==> flow/design.v <==
module alu(
	output reg[16 - 1:0] 		data_out,
	output reg 						  		valid_out,
	output reg							  		cmd_out,
	input [16 - 1:0] 			data_in,
	input 							  			valid_in,
	input 							  			cmd_in,
	output reg 									 	amm_read,
	output reg[8 - 1:0] 		amm_address,
	input [8 - 1:0] 			amm_readdata,
	input 									 			amm_waitrequest,
	input[1:0] 							 			amm_response,
	input clk,
	input rst_n
	);
	localparam ST_READ_HEAD = 3'h0, ST_READ_PAYLOAD = 3'h1, ST_DECODE = 3'h2, ST_OP_CODE = 3'h3,
	           ST_ERROR = 3'h4, ST_SEND = 3'h5, ST_SEND2 = 3'h6;
	reg[7:0] date[63:0];
	reg      is_addr[63:0];
	reg[5:0] numar_val;
	reg[5:0] i;
	reg[3:0] operatie;
	reg[2:0] state;
	reg[11:0] rez;
	reg       err;
	wire[5:0] last = numar_val - 6'd1;
	wire[7:0] cur  = date[i];
	reg[11:0] rez_next;
	reg       op_err;
	always @(*) begin
		rez_next = rez;
		op_err   = 1'b0;
		case(operatie)
			4'd0: rez_next = rez + {4'h0, cur};
			4'd1: rez_next = (i == 6'd0) ? {4'h0, cur} : (rez & {4'h0, cur});
			4'd2: rez_next = rez | {4'h0, cur};
			4'd3: rez_next = rez ^ {4'h0, cur};
			4'd4: if(numar_val == 6'd1) rez_next = {4'h0, ~cur}; else op_err = 1'b1;
			4'd5: if(numar_val == 6'd1) rez_next = {4'h0, cur} + 12'd1; else op_err = 1'b1;
			4'd6: if(numar_val == 6'd1) rez_next = {4'h0, cur} - 12'd1; else op_err = 1'b1;
			4'd7: if(numar_val == 6'd1) rez_next = {4'h0, 8'd0 - cur}; else op_err = 1'b1;
			4'd8: if(numar_val == 6'd2) rez_next = {4'h0, date[0] >> date[1]}; else op_err = 1'b1;
			4'd9: if(numar_val == 6'd2) rez_next = {4'h0, date[0] << date[1]}; else op_err = 1'b1;
			default: op_err = 1'b1;
		endcase
	end
	always @(posedge clk) begin
		if(!rst_n) begin
			state     <= ST_READ_HEAD;
			valid_out <= 1'b0;
			cmd_out   <= 1'b0;
			data_out  <= 0;
			amm_read  <= 1'b0;
			amm_address <= 0;
			i         <= 0;
			numar_val <= 0;
			operatie  <= 0;
			rez       <= 0;
			err       <= 1'b0;
		end
		else begin
			case(state)
				ST_READ_HEAD: begin
					valid_out <= 1'b0;
					cmd_out   <= 1'b0;
					i         <= 0;
					err       <= 1'b0;
					if(valid_in && cmd_in) begin
						numar_val <= data_in[5:0];
						operatie  <= data_in[11:8];
						if(data_in[5:0] == 6'd0)
							state <= ST_ERROR;
						else
							state <= ST_READ_PAYLOAD;
					end
				end
				ST_READ_PAYLOAD: begin
					if(valid_in) begin
						date[i]    <= data_in[7:0];
						is_addr[i] <= data_in[8];
						i <= i + 6'd1;
						if(i == last) begin
							i     <= 0;
							state <= ST_DECODE;
						end
					end
				end
				ST_DECODE: begin  
					if(is_addr[i]) begin
						if(!amm_read) begin
							amm_read    <= 1'b1;
							amm_address <= cur;
						end
						else if(!amm_waitrequest) begin
							amm_read <= 1'b0;
							if(amm_response != 2'b00)
								state <= ST_ERROR;
							else begin
								date[i]    <= amm_readdata;
								is_addr[i] <= 1'b0;
								i <= i + 6'd1;
								if(i == last) begin
									i     <= 0;
									rez   <= 0;
									state <= ST_OP_CODE;
								end
							end
						end
					end
					else begin
						i <= i + 6'd1;
						if(i == last) begin
							i     <= 0;
							rez   <= 0;
							state <= ST_OP_CODE;
						end
					end
				end
				ST_OP_CODE: begin  
					rez <= rez_next;
					i   <= i + 6'd1;
					if(op_err)
						state <= ST_ERROR;
					else if(i == last)
						state <= ST_SEND;
				end
				ST_ERROR: begin
					rez   <= 12'hbad;
					err   <= 1'b1;
					state <= ST_SEND;
				end
				ST_SEND: begin
					data_out  <= {11'h0, err, operatie};
					valid_out <= 1'b1;
					cmd_out   <= 1'b1;
					state     <= ST_SEND2;
				end
				ST_SEND2: begin
					data_out <= {4'h0, rez};
					cmd_out  <= 1'b0;
					state    <= ST_READ_HEAD;
				end
				default: state <= ST_READ_HEAD;
			endcase
		end
	end
endmodule
# --- From RTL to reports: alu ---
# Module alu before and after one edit of its RTL, step after step.
# Lines under "before" count in the file above, lines under "after" in the edited file.
# "change": "after" minus "before" as printed here. "rel_change_pct": 100 x difference / "before".
setup:
  design: "alu"
  clk_port: "clk"
  lib: "sky130hd"
  pvt_corner: "tt_025C_1v80"

# --- The edit ---
# The edit as a unified diff against the file above.
# The edited RTL no longer does the same as the RTL above: the edit was made by script, with no optimisation intended.
# begin of diff
@@ -33,5 +33,4 @@
 		case(operatie)
 			4'd0: rez_next = rez + {4'h0, cur};
-			4'd1: rez_next = (i == 6'd0) ? {4'h0, cur} : (rez & {4'h0, cur});
 			4'd2: rez_next = rez | {4'h0, cur};
 			4'd3: rez_next = rez ^ {4'h0, cur};
# end of diff

# --- Elaborated design ---
# Yosys after proc, flatten, opt, wreduce and memory -nomap, before mapping. Print and check cells are not counted.
# Yosys's memory passes give these memory sizes; they may raise the number of words (mostly to a power of two), join words into wider ones and drop unused or constant bits.
bits:
  columns: ["element", "before", "after", "change", "rel_change_pct"]
  rows:
  - ["register_bits", 59, 59, 0, 0.00]
  - ["ram_bits", 576, 576, 0, 0.00]
  - ["memories", 2, 2, 0, 0.00]
  - ["inputBits", 31, 31, 0, 0.00]
  - ["wordCells", 151, 147, -4, -2.65]
op_classes:
  columns: ["element", "before", "after", "change", "rel_change_pct"]
  rows:
  - ["addsub", 6, 6, 0, 0.00]
  - ["n_eq", 32, 31, -1, -3.12]
  - ["n_shift", 2, 2, 0, 0.00]
  - ["muxes", 69, 68, -1, -1.45]
  - ["n_logic", 7, 6, -1, -14.29]
  - ["reduce_logical", 22, 21, -1, -4.55]
op_table:
  columns: ["cell", "before", "after", "change", "rel_change_pct"]
  rows:
  - ["two-way mux 12 bit", 12, 11, -1, -8.33]
  - ["zero test 6 bit", 2, 1, -1, -50.00]
  - ["OR reduction 4 bit", 2, 1, -1, -50.00]
  - ["bitwise AND 12 x 8 -> 12 bit", 1, 0, -1, -100.00]
  - ["equality test 4 x 1 -> 1 bit with constant B", 1, 0, -1, -100.00]
  - ["inequality test 11 x 1 -> 1 bit with constant B", 1, 0, -1, -100.00]
  - ["case mux 12 bit (select 10 bit)", 1, 0, -1, -100.00]
  - ["inequality test 10 x 1 -> 1 bit with constant B", 0, 1, 1, null]
  - ["case mux 12 bit (select 9 bit)", 0, 1, 1, null]
  - ["OR reduction 3 bit", 0, 1, 1, null]
  - ["two-way mux 1 bit", 17, 17, 0, 0.00]
  - ["two-way mux 3 bit", 11, 11, 0, 0.00]
  - ["two-way mux 6 bit", 10, 10, 0, 0.00]
  - ["two-way mux 8 bit", 10, 10, 0, 0.00]
  - ["inequality test 3 bit with constant B", 9, 9, 0, 0.00]
  - ["nonzero test 2 bit", 5, 5, 0, 0.00]
  - ["equality test 4 x 3 -> 1 bit with constant B", 4, 4, 0, 0.00]
  - ["equality test 3 bit with constant B", 3, 3, 0, 0.00]
  - ["inequality test 2 bit with constant B", 3, 3, 0, 0.00]
  - ["case mux 1 bit (select 2 bit)", 3, 3, 0, 0.00]
  - ["equality test 3 x 2 -> 1 bit with constant B", 2, 2, 0, 0.00]
  - ["equality test 4 x 2 -> 1 bit with constant B", 2, 2, 0, 0.00]
  - ["equality test 4 bit with constant B", 2, 2, 0, 0.00]
  - ["OR 1 bit", 2, 2, 0, 0.00]
  - ["AND reduction 2 bit", 2, 2, 0, 0.00]
  - ["OR reduction 2 bit", 2, 2, 0, 0.00]
  - ["adder 12 x 8 -> 12 bit", 1, 1, 0, 0.00]
  - ["adder 6 x 1 -> 6 bit with constant B", 1, 1, 0, 0.00]
# The list need not be complete.

# --- Logic depth ---
# Yosys ltp: most cells in a row. Word level: on the elaborated netlist, between registers, memories and ports. Mapped: between sequential cells and ports; inverters and the memories' decode and read muxes count.
depth:
  columns: ["element", "before", "after", "change", "rel_change_pct"]
  rows:
  - ["depth_word", 10, 10, 0, 0.00]
  - ["ABC_AREA", "0", "0", null, null]
  - ["mapped_depth", 23, 21, -2, -8.70]
  - ["ltp_nobuf", 16, 17, 1, 6.25]

# --- After synthesis ---
# Source: synth_stat.txt of the flow (Yosys; design flattened, memories mapped). It holds for the ABC_AREA given above (unset counts as 0); a run with the other value may have another netlist.
types:
  columns: ["cell", "before", "after", "change", "rel_change_pct"]
  rows:
  - ["sky130_fd_sc_hd__mux2i_1", 61, 25, -36, -59.02]
  - ["sky130_fd_sc_hd__mux4_2", 112, 146, 34, 30.36]
  - ["sky130_fd_sc_hd__nor2_1", 137, 165, 28, 20.44]
  - ["sky130_fd_sc_hd__mux4_1", 28, 8, -20, -71.43]
  - ["sky130_fd_sc_hd__o21ai_0", 43, 59, 16, 37.21]
  - ["sky130_fd_sc_hd__a21oi_1", 80, 67, -13, -16.25]
  - ["sky130_fd_sc_hd__clkbuf_1", 54, 41, -13, -24.07]
  - ["sky130_fd_sc_hd__a211oi_1", 33, 21, -12, -36.36]
  - ["sky130_fd_sc_hd__mux2_2", 24, 14, -10, -41.67]
  - ["sky130_fd_sc_hd__nor2b_1", 22, 14, -8, -36.36]
  - ["sky130_fd_sc_hd__buf_1", 4, 12, 8, 200.00]
  - ["sky130_fd_sc_hd__o31ai_1", 1, 9, 8, 800.00]
  - ["sky130_fd_sc_hd__o22ai_1", 22, 15, -7, -31.82]
  - ["sky130_fd_sc_hd__nand2_1", 78, 83, 5, 6.41]
  - ["sky130_fd_sc_hd__nor3_1", 21, 26, 5, 23.81]
  - ["sky130_fd_sc_hd__nor3b_1", 12, 7, -5, -41.67]
  - ["sky130_fd_sc_hd__buf_6", 9, 5, -4, -44.44]
  - ["sky130_fd_sc_hd__a221o_1", 4, 0, -4, -100.00]
# The list need not be complete.
mapped:
  columns: ["element", "before", "after", "change", "rel_change_pct"]
  rows:
  - ["cell_count", 1709, 1647, -62, -3.63]
  - ["mapped_area_um2", 27702.8, 27062.2, -640.6, -2.31]
  - ["ffs", 641, 641, 0, 0.00]

# --- Worst setup path after synthesis ---
# OpenSTA on the mapped netlist: ideal clock, no wires. The path of least setup slack (recovery checks aside). Input and output delay are each 20% of the period. Register names are those of the netlist, which keeps one name where synthesis merged equal registers.
synth_timing:
  columns: ["element", "before", "after", "change", "rel_change_pct"]
  rows:
  - ["path_type", "register to register", "register to register", null, null]
  - ["start", "reg (name not given)", "reg (name not given)", null, null]
  - ["end", "reg rez[8]", "reg rez[11]", null, null]
  - ["clock_period_ps", 5000, 5000, 0, 0.00]
  - ["setup_ps", 116, 132, 16, null]
  - ["arrival_ps", 4422, 4125, -297, -6.72]
  - ["required_time_ps", 4884, 4868, -16, -0.33]
  - ["setup_slack_ps", 462, 743, 281, null]
  - ["path_delay_ps", 4538, 4257, -281, -6.19]
  - ["path_stages", 23, 20, -3, -13.04]
  - ["n_path_buf", 6, 2, -4, -66.67]
  - ["synth_period_reached_ps", 4538, 4257, -281, -6.19]
# "path_delay_ps" is the arrival time less input delay plus setup time.
# "path_stages": output pins that drive a net of the path, with the launching flip-flop's if there is one; two outputs of one cell count as two.
# "synth_period_reached_ps" is the clock period less the worst setup slack; recovery checks do not enter. This is arithmetic on one report: input and output delays are still those of the set period (20% each).
# A register here has more assigning lines than the two given.
synth_via_before:
  path_cell_list: "sky130_fd_sc_hd__dfxtp_1 sky130_fd_sc_hd__buf_6 sky130_fd_sc_hd__buf_12 sky130_fd_sc_hd__buf_12 sky130_fd_sc_hd__buf_12 sky130_fd_sc_hd__buf_6 sky130_fd_sc_hd__buf_4 sky130_fd_sc_hd__mux4_2 sky130_fd_sc_hd__a22oi_1 sky130_fd_sc_hd__nand4_1 sky130_fd_sc_hd__a211oi_4 sky130_fd_sc_hd__inv_1 sky130_fd_sc_hd__ha_1 sky130_fd_sc_hd__fa_1 sky130_fd_sc_hd__a21o_1 sky130_fd_sc_hd__a21oi_1 sky130_fd_sc_hd__o21bai_1 sky130_fd_sc_hd__a21oi_1 sky130_fd_sc_hd__o21ai_0 sky130_fd_sc_hd__xnor2_1 sky130_fd_sc_hd__nor3_1 sky130_fd_sc_hd__o21ai_0 sky130_fd_sc_hd__and3_1"
synth_rtl_before:
  columns: ["element", "line", "text"]
  rows:
  - ["end: assignment", 58, "rez <= 0;"]
  - ["end: assignment", 120, "rez <= rez_next;"]
  - ["end: declaration", 24, "reg[11:0] rez;"]
# before: No chain of elaborated cells between the ends is given.
# Nets of the timed path that keep an RTL name, with a line that drives or declares them; the list need not be complete.
synth_named_nets_before:
  columns: ["net", "line", "text"]
  rows:
  - ["cur[0]", 27, "wire[7:0] cur = date[i];"]
synth_via_after:
  path_cell_list: "sky130_fd_sc_hd__dfxtp_1 sky130_fd_sc_hd__buf_2 sky130_fd_sc_hd__inv_2 sky130_fd_sc_hd__buf_1 sky130_fd_sc_hd__nor2_1 sky130_fd_sc_hd__nor2_1 sky130_fd_sc_hd__o22ai_1 sky130_fd_sc_hd__o41ai_1 sky130_fd_sc_hd__inv_1 sky130_fd_sc_hd__ha_1 sky130_fd_sc_hd__a21o_1 sky130_fd_sc_hd__a21oi_1 sky130_fd_sc_hd__o21ai_0 sky130_fd_sc_hd__a21oi_1 sky130_fd_sc_hd__o21bai_1 sky130_fd_sc_hd__a21oi_1 sky130_fd_sc_hd__nor2b_1 sky130_fd_sc_hd__a311o_1 sky130_fd_sc_hd__a21oi_1 sky130_fd_sc_hd__a311oi_2"
synth_rtl_after:
  columns: ["element", "line", "text"]
  rows:
  - ["end: assignment", 57, "rez <= 0;"]
  - ["end: assignment", 119, "rez <= rez_next;"]
  - ["end: declaration", 24, "reg[11:0] rez;"]
# after: No chain of elaborated cells between the ends is given.
synth_named_nets_after:
  columns: ["net", "line", "text"]
  rows:
  - ["cur[1]", 27, "wire[7:0] cur = date[i];"]

# --- Path in the finished layout ---
# Path of least setup slack in the final report of the runs of pair A (OpenROAD, finished layout, wires in). Where an end is a register, its clock arrival counts in the times.
# The report prints the path's times to 10 ps; the period is as set.
layout_timing:
  columns: ["element", "before", "after", "change", "rel_change_pct"]
  rows:
  - ["path_type", "register to register", "register to register", null, null]
  - ["start", "reg (name not given)", "reg (name not given)", null, null]
  - ["end", "reg rez[10]", "mem date[16][2]", null, null]
  - ["clock_period_ps", 5000, 5000, 0, 0.00]
  - ["setup_ps", 60, 380, 320, null]
  - ["arrival_ps", 5210, 4880, -330, -6.33]
  - ["required_time_ps", 5540, 5200, -340, -6.14]
  - ["setup_slack_ps", 320, 320, 0, null]
  - ["path_stages", 21, 13, -8, -38.10]
  - ["n_path_buf", 6, 4, -2, -33.33]
# A register here has more assigning lines than the two given.
layout_via_before:
  path_cell_list: "sky130_fd_sc_hd__dfxtp_4 sky130_fd_sc_hd__buf_12 sky130_fd_sc_hd__buf_4 sky130_fd_sc_hd__buf_4 sky130_fd_sc_hd__nor2b_1 sky130_fd_sc_hd__buf_4 sky130_fd_sc_hd__buf_4 sky130_fd_sc_hd__a221oi_1 sky130_fd_sc_hd__o21ai_0 sky130_fd_sc_hd__o41ai_4 sky130_fd_sc_hd__inv_1 sky130_fd_sc_hd__ha_1 sky130_fd_sc_hd__inv_1 sky130_fd_sc_hd__o21bai_1 sky130_fd_sc_hd__a21oi_1 sky130_fd_sc_hd__o21ai_0 sky130_fd_sc_hd__buf_4 sky130_fd_sc_hd__nand3_1 sky130_fd_sc_hd__a21oi_1 sky130_fd_sc_hd__o21ai_0 sky130_fd_sc_hd__a21oi_1"
layout_rtl_before:
  columns: ["element", "line", "text"]
  rows:
  - ["end: assignment", 58, "rez <= 0;"]
  - ["end: assignment", 120, "rez <= rez_next;"]
  - ["end: declaration", 24, "reg[11:0] rez;"]
# before: No chain of elaborated cells between the ends is given.
# Nets of the timed path that keep an RTL name, with a line that drives or declares them; the list need not be complete.
layout_named_nets_before:
  columns: ["net", "line", "text"]
  rows:
  - ["cur[4]", 27, "wire[7:0] cur = date[i];"]
layout_via_after:
  path_cell_list: "sky130_fd_sc_hd__dfxtp_4 sky130_fd_sc_hd__buf_4 sky130_fd_sc_hd__buf_12 sky130_fd_sc_hd__buf_4 sky130_fd_sc_hd__mux4_2 sky130_fd_sc_hd__mux4_2 sky130_fd_sc_hd__mux2i_1 sky130_fd_sc_hd__mux2i_1 sky130_fd_sc_hd__nand4_1 sky130_fd_sc_hd__a21oi_1 sky130_fd_sc_hd__buf_4 sky130_fd_sc_hd__nand2_1 sky130_fd_sc_hd__nor2_1"
layout_rtl_after:
  columns: ["element", "line", "text"]
  rows:
  - ["end: declaration", 18, "reg[7:0] date[63:0];"]
# after: No chain of elaborated cells between the ends is given.

# --- Layout results ---
# Both versions went through the flow (Yosys, OpenROAD) with the same settings in each pair. Constraints: input delay and output delay 20% of the set period each, output load 0.01 pF.
settings_pair_A:
  CORE_UTILIZATION: 40
  period_ns: 5.0
  CAP_MARGIN: 20
  CORE_MARGIN: 2
  SLEW_MARGIN: 20
measured_pair_A:
  columns: ["element", "before", "after", "change", "rel_change_pct"]
  rows:
  - ["ys_area_um2", 27702.8, 27062.2, -640.6, -2.31]
  - ["die_area_um2", 71377.1, 69751.5, -1625.6, -2.28]
  - ["final_stdcell_area_um2", 32801.5, 31187.4, -1614.1, -4.92]
  - ["fin_util_pct", 47.8, 46.5, -1.3, null]
  - ["timing.setup.ws_ps", 324, 317, -7, null]
  - ["timing.setup.tns_ps", 0, 0, 0, null]
  - ["final_hold_ws_ps", 496, 470, -26, null]
  - ["totalPower_mw", 11.659, 11.192, -0.467, -4.01]
  - ["clock_period_reached_ps", 4676, 4683, 7, 0.15]
settings_pair_B:
  ABC_AREA: 1
  CAP_MARGIN: 40
  CORE_ASPECT_RATIO: 1.37
  CORE_MARGIN: 4
  CORE_UTILIZATION: 64
  CTS_CLUSTER_DIAMETER: 191
  GPL_TIMING_DRIVEN: 1
  HOLD_SLACK_MARGIN: 0.27
  MAX_ROUTING_LAYER: "met5"
  MIN_ROUTING_LAYER: "met1"
  PLACE_DENSITY_LB_ADDON: 0.12
  period_ns: 4.74
  SLEW_MARGIN: 20
measured_pair_B:
  columns: ["element", "before", "after", "change", "rel_change_pct"]
  rows:
  - ["ys_area_um2", 28259.6, 28020.6, -239.0, -0.85]
  - ["die_area_um2", 47624.2, 47234.7, -389.5, -0.82]
  - ["final_stdcell_area_um2", 31904.3, 31318.8, -585.5, -1.84]
  - ["fin_util_pct", 73.7, 72.5, -1.2, null]
  - ["timing.setup.ws_ps", 398, 318, -80, null]
  - ["timing.setup.tns_ps", 0, 0, 0, null]
  - ["final_hold_ws_ps", 463, 466, 3, null]
  - ["totalPower_mw", 12.361, 11.890, -0.471, -3.81]
  - ["clock_period_reached_ps", 4342, 4422, 80, 1.84]
# "clock_period_reached_ps" is the run's clock period less its worst setup slack. It is reckoned from that one timing run; input and output delays stay at 20% of the period that was set.
# "totalPower_mw" is the tool's figure for a default switching activity; nothing was simulated.
